==> flow/design.v <==
module mapper #(
    parameter DIM4_WIDTH = 8,  
    parameter DIM3_WIDTH = 8, 
    parameter DIM2_WIDTH = 8,  
    parameter DIM1_WIDTH = 8,
    parameter IDX4_WIDTH = 8,  
    parameter IDX3_WIDTH = 8, 
    parameter IDX2_WIDTH = 8,  
    parameter IDX1_WIDTH = 8,
    parameter ROW_MAJOR = 1,   
    parameter ADDR_WIDTH = 32 
)( 
    input  logic                        clk,            
    input  logic                        rst,            
    input  logic [DIM4_WIDTH - 1:0]     dim4, 
    input  logic [DIM3_WIDTH - 1:0]     dim3, 
    input  logic [DIM2_WIDTH - 1:0]     dim2,
    input  logic [DIM1_WIDTH - 1:0]     dim1,
    input  logic [IDX4_WIDTH - 1:0]     idx4,
    input  logic [IDX3_WIDTH - 1:0]     idx3, 
    input  logic [IDX2_WIDTH - 1:0]     idx2,
    input  logic [IDX1_WIDTH - 1:0]     idx1,
    input  logic [ADDR_WIDTH - 1:0]     base_addr,
    output logic [ADDR_WIDTH - 1:0]     addr
);
    logic [ADDR_WIDTH - 1:0] mult1_result, mult2_result, mult3_result;
    logic [ADDR_WIDTH - 1:0] dim3_dim2_dim1, dim2_dim1;
    logic [ADDR_WIDTH - 1:0] addr_temp;
    generate
        if (ROW_MAJOR) begin : row_major_block
            always_ff @(posedge clk or posedge rst) begin
                if (rst) begin
                    dim2_dim1 <= '0;
                    dim3_dim2_dim1 <= '0;
                end else begin
                    dim2_dim1 <= dim2 * dim1;
                    dim3_dim2_dim1 <= dim3 * dim2 * dim1;
                end
            end
            always_ff @(posedge clk or posedge rst) begin
                if (rst) begin
                    mult1_result <= '0;
                    mult2_result <= '0;
                    mult3_result <= '0;
                end else begin
                    mult1_result <= idx4 * dim3_dim2_dim1;
                    mult2_result <= idx3 * dim2_dim1;
                    mult3_result <= idx2 * dim1;
                end
            end
            always_ff @(posedge clk or posedge rst) begin
                if (rst) begin
                    addr_temp <= '0;
                end else begin
                    addr_temp <= base_addr + mult1_result + mult2_result + mult3_result + idx1;
                end
            end
        end else begin : column_major_block
            always_ff @(posedge clk or posedge rst) begin
                if (rst) begin
                    dim2_dim1 <= '0;
                    dim3_dim2_dim1 <= '0;
                end else begin
                    dim2_dim1 <= dim2 * dim1;
                    dim3_dim2_dim1 <= dim3 * dim2 * dim1;
                end
            end
            always_ff @(posedge clk or posedge rst) begin
                if (rst) begin
                    mult1_result <= '0;
                    mult2_result <= '0;
                    mult3_result <= '0;
                end else begin
                    mult1_result <= idx4 * dim3_dim2_dim1;
                    mult2_result <= idx3 * dim2_dim1;
                    mult3_result <= idx1 * dim2;
                end
            end
            always_ff @(posedge clk or posedge rst) begin
                if (rst) begin
                    addr_temp <= '0;
                end else begin
                    addr_temp <= base_addr + mult1_result + mult2_result + mult3_result + idx2;
                end
            end
        end
    endgenerate
    assign addr = addr_temp;
endmodule
## Step by step through the tools: mapper

What the tools print for mapper, step after step.
Lines are those of the file above, counted from 1.
Operators: Yosys type, input widths -> output width; for muxes data width and select width s.
Not given: --

| set-up | value |
|---|---|
| design top | mapper |
| clock input | clk |
| cell library | sky130hd |
| timing corner | tt_025C_1v80 |

## Elaborated design

Source: Yosys, flattened and elaborated, memories not mapped. Widths are those after wreduce; folded enables and synchronous resets count as part of the registers. Registers that Yosys merges into a memory's read port (data or address) are not register bits. Print and check cells do not count. Equal cells are merged and count once.

| operators by class | value |
|---|---|
| add/sub/neg operators | 4 |
| multiply operators | 6 |

Operators with widths:

| operator | count |
|---|---|
| $mul 8x8->16 | 3 |
| $mul 8x24->32 | 1 |
| $mul 16x8->24 | 1 |
| $mul 8x16->24 | 1 |
| $add 32x32->32 | 2 |
| $add 32x16->32 | 1 |
| $add 32x8->32 | 1 |

| word-level totals | value |
|---|---|
| flip-flop bits (word level) | 152 |
| input port bits | 98 |
| elaborated cells | 16 |

## Depth

Depth = most cells in a row (Yosys ltp): at word level without a register or memory, in the mapped netlist without a sequential cell, where the memories' decode and read muxes count.

| depth | value |
|---|---|
| depth in word-level cells | 4 |
| ABC_AREA | 0 |
| depth in mapped cells | 33 |

## Netlist

Source: synth_stat.txt of the flow (Yosys; design flattened, memories mapped). It holds for the ABC_AREA given above (unset counts as 0); a run with the other value may have another netlist.
The area totals of this step are shown rounded.

Cells by type:

| cell | count | area in all (µm²) |
|---|---|---|
| sky130_fd_sc_hd__fa_1 | 455 | 9.11E+03 |
| sky130_fd_sc_hd__ha_1 | 325 | 4066.4 |
| sky130_fd_sc_hd__dfrtp_1 | 144 | 3.6E+03 |
| sky130_fd_sc_hd__and2_1 | 345 | 2158.32 |
| sky130_fd_sc_hd__inv_1 | 453 | 1.7E+03 |
| sky130_fd_sc_hd__nand2_1 | 340 | 1.28E+03 |
| sky130_fd_sc_hd__xnor2_1 | 98 | 858.323 |
| sky130_fd_sc_hd__a21oi_1 | 104 | 520.499 |
| sky130_fd_sc_hd__a21o_1 | 56 | 420.403 |
| sky130_fd_sc_hd__clkbuf_1 | 79 | 296.534 |
| sky130_fd_sc_hd__xor2_1 | 29 | 253.994 |
| sky130_fd_sc_hd__nor2_1 | 64 | 240.23 |
| sky130_fd_sc_hd__nand3_1 | 29 | 145.139 |
| sky130_fd_sc_hd__o21ai_1 | 29 | 145.139 |
| sky130_fd_sc_hd__and3_1 | 23 | 143.888 |
| sky130_fd_sc_hd__o21ai_0 | 24 | 120.115 |
| sky130_fd_sc_hd__o21bai_1 | 15 | 112.608 |
| sky130_fd_sc_hd__nor2b_1 | 15 | 93.84 |

Other cell types: 43; their cells: 147.

| mapped netlist | value |
|---|---|
| cell count | 2774 |
| chip area (Yosys) | 26400 µm² |
| area of sequential cells | 3600 µm² |
| flip-flop cells | 144 |

## Path before layout

Path of least setup slack by OpenSTA after synthesis, without wires, with an ideal clock, recovery checks aside; 20% of the period is set as input and as output delay. Where synthesis merged equal registers, the netlist keeps one of their names.

| timing after synthesis | value |
|---|---|
| path kind | input to register |
| from | in dim2[2] |
| to | reg dim3_dim2_dim1[23] |
| period | 12000 ps |
| input delay | 2400 ps |
| time at the first pin | 2400 ps |
| arrival time | 9795 ps |
| setup slack | 2080 ps |
| delay of the path | 7520 ps |
| stages | 31 |
| synthesis period reached | 9920 ps |

"delay of the path" = arrival - input delay + setup time.
"stages" counts driving pins, that of a launching flip-flop among them; a cell with two outputs on the path counts twice.
"synthesis period reached" is the clock period less the worst setup slack; recovery checks do not enter. This is arithmetic on one report: input and output delays are still those of the set period (20% each).
Between the ends stands the longest chain of elaborated cells between them, by number of cells; it is not shown to be the way that was timed. Of several equally long chains one is given.
Each line given opens the expression or statement behind the cell; cells for indexed reads and writes are added by Yosys, which also makes memories of some case tables.

| between the ends, after synthesis | value |
|---|---|
| cells stage by stage | sky130_fd_sc_hd__clkbuf_1 sky130_fd_sc_hd__nand2_1 sky130_fd_sc_hd__fa_1 sky130_fd_sc_hd__fa_1 sky130_fd_sc_hd__inv_1 sky130_fd_sc_hd__fa_1 sky130_fd_sc_hd__inv_1 sky130_fd_sc_hd__fa_1 sky130_fd_sc_hd__inv_1 sky130_fd_sc_hd__ha_1 sky130_fd_sc_hd__a2111o_1 sky130_fd_sc_hd__a31o_1 sky130_fd_sc_hd__a21oi_1 sky130_fd_sc_hd__xnor2_1 sky130_fd_sc_hd__nand2_1 sky130_fd_sc_hd__fa_1 sky130_fd_sc_hd__inv_1 sky130_fd_sc_hd__fa_1 sky130_fd_sc_hd__fa_1 sky130_fd_sc_hd__inv_1 sky130_fd_sc_hd__fa_1 sky130_fd_sc_hd__inv_1 sky130_fd_sc_hd__ha_1 sky130_fd_sc_hd__a21o_1 sky130_fd_sc_hd__a21o_1 sky130_fd_sc_hd__nor3b_1 sky130_fd_sc_hd__a21oi_1 sky130_fd_sc_hd__a41oi_1 sky130_fd_sc_hd__o21ba_1 sky130_fd_sc_hd__o21bai_1 sky130_fd_sc_hd__xnor2_1 |
| cells in the longest elaborated chain | 2 |

RTL lines, path after synthesis:

| element | RTL line | RTL |
|---|---|---|
| start, declared | 17 | `input  logic [DIM2_WIDTH - 1:0]     dim2,` |
| $mul 8x8->16 | 37 | `dim3_dim2_dim1 <= dim3 * dim2 * dim1;` |
| $mul 16x8->24 | 37 |  |
| end, assigned | 34 | `dim3_dim2_dim1 <= '0;` |
| end, assigned | 37 |  |

## Worst path after layout

Path of least setup slack in the final report of run A (OpenROAD, finished layout, wires in). Where an end is a register, its clock arrival counts in the times.
The path's times are printed in steps of 10 ps; the period is the one set.

| timing post-layout | value |
|---|---|
| path kind | input to register |
| from | in dim2[2] |
| to | reg dim3_dim2_dim1[23] |
| period | 12000 ps |
| input delay | 2400 ps |
| time at the first pin | 2400 ps |
| arrival time | 11740 ps |
| setup slack | 620 ps |
| stages | 33 |

Between the ends stands the longest chain of elaborated cells between them, by number of cells; it is not shown to be the way that was timed. Of several equally long chains one is given.

| between the ends, post-layout | value |
|---|---|
| cells stage by stage | sky130_fd_sc_hd__clkdlybuf4s50_1 sky130_fd_sc_hd__clkbuf_1 sky130_fd_sc_hd__nand2_1 sky130_fd_sc_hd__fa_1 sky130_fd_sc_hd__fa_1 sky130_fd_sc_hd__inv_1 sky130_fd_sc_hd__fa_1 sky130_fd_sc_hd__inv_1 sky130_fd_sc_hd__fa_1 sky130_fd_sc_hd__inv_1 sky130_fd_sc_hd__ha_1 sky130_fd_sc_hd__inv_1 sky130_fd_sc_hd__o21bai_1 sky130_fd_sc_hd__a21oi_1 sky130_fd_sc_hd__o21bai_1 sky130_fd_sc_hd__xor2_1 sky130_fd_sc_hd__nand2_1 sky130_fd_sc_hd__fa_1 sky130_fd_sc_hd__inv_1 sky130_fd_sc_hd__fa_1 sky130_fd_sc_hd__fa_1 sky130_fd_sc_hd__inv_1 sky130_fd_sc_hd__fa_1 sky130_fd_sc_hd__inv_1 sky130_fd_sc_hd__ha_1 sky130_fd_sc_hd__nand3_1 sky130_fd_sc_hd__a211oi_1 sky130_fd_sc_hd__o31ai_1 sky130_fd_sc_hd__a21oi_1 sky130_fd_sc_hd__a41oi_1 sky130_fd_sc_hd__o21ba_1 sky130_fd_sc_hd__o21bai_1 sky130_fd_sc_hd__xnor2_1 |
| cells in the longest elaborated chain | 2 |

RTL lines, path post-layout:

| element | RTL line | RTL |
|---|---|---|
| start, declared | 17 | `input  logic [DIM2_WIDTH - 1:0]     dim2,` |
| $mul 8x8->16 | 37 | `dim3_dim2_dim1 <= dim3 * dim2 * dim1;` |
| $mul 16x8->24 | 37 |  |
| end, assigned | 34 | `dim3_dim2_dim1 <= '0;` |
| end, assigned | 37 |  |

Memo
Re: implementation data of mapper

Record of 3 stored runs of the RTL-to-layout flow on mapper, platform sky130hd. The runs are unordered. Constraints: input delay and output delay 20% of the set period each, output load 0.01 pF.
"achieved period" is the run's clock period less its worst setup slack. It is reckoned from that one timing run; input and output delays stay at 20% of the period that was set.
Values from the reports are rounded here.

#### Run A

| setting | value |
|---|---|
| CAP_MARGIN | `25` |
| CELL_PAD_IN_SITES_GLOBAL_PLACEMENT | `2` |
| CORE_ASPECT_RATIO | `1.75` |
| CTS_CLUSTER_SIZE | `49` |
| GPL_ROUTABILITY_DRIVEN | `0` |
| GPL_TIMING_DRIVEN | `0` |
| MAX_ROUTING_LAYER | `met5` |
| PLACE_DENSITY_LB_ADDON | `0.23` |
| SLEW_MARGIN | `30` |
| TNS_END_PERCENT | `15` |
| period_ns | `12.0` |
| CORE_MARGIN | `2` |
| CORE_UTILIZATION | `40` |

| result | value |
|---|---|
| worst hold slack after layout | 498 ps |
| standard-cell area after routing | 29300 µm² |
| worst setup slack after layout | 622 ps |
| die footprint | 68100 µm² |
| cell area after synthesis | 26400 µm² |
| total negative slack | 0 ps |
| achieved period | 11378 ps |

#### Run B

| setting | value |
|---|---|
| CAP_MARGIN | `25` |
| CELL_PAD_IN_SITES_GLOBAL_PLACEMENT | `2` |
| CORE_ASPECT_RATIO | `1.75` |
| CORE_MARGIN | `7` |
| CTS_CLUSTER_SIZE | `49` |
| GPL_ROUTABILITY_DRIVEN | `0` |
| GPL_TIMING_DRIVEN | `0` |
| MAX_ROUTING_LAYER | `met4` |
| PLACE_DENSITY_LB_ADDON | `0.23` |
| SLEW_MARGIN | `30` |
| TNS_END_PERCENT | `15` |
| period_ns | `12.0` |
| CORE_UTILIZATION | `40` |

| result | value |
|---|---|
| worst hold slack after layout | 491 ps |
| standard-cell area after routing | 29300 µm² |
| worst setup slack after layout | 665 ps |
| die footprint | 73600 µm² |
| cell area after synthesis | 26400 µm² |
| total negative slack | 0 ps |
| achieved period | 11335 ps |

#### Run C

| setting | value |
|---|---|
| CAP_MARGIN | `25` |
| MAX_ROUTING_LAYER | `met4` |
| PLACE_DENSITY_LB_ADDON | `0.23` |
| SLEW_MARGIN | `15` |
| TNS_END_PERCENT | `50` |
| period_ns | `12.0` |
| CORE_MARGIN | `2` |
| CORE_UTILIZATION | `40` |

| result | value |
|---|---|
| worst hold slack after layout | 497 ps |
| standard-cell area after routing | 29100 µm² |
| worst setup slack after layout | 1180 ps |
| die footprint | 68000 µm² |
| cell area after synthesis | 26400 µm² |
| total negative slack | 0 ps |
| achieved period | 10824 ps |
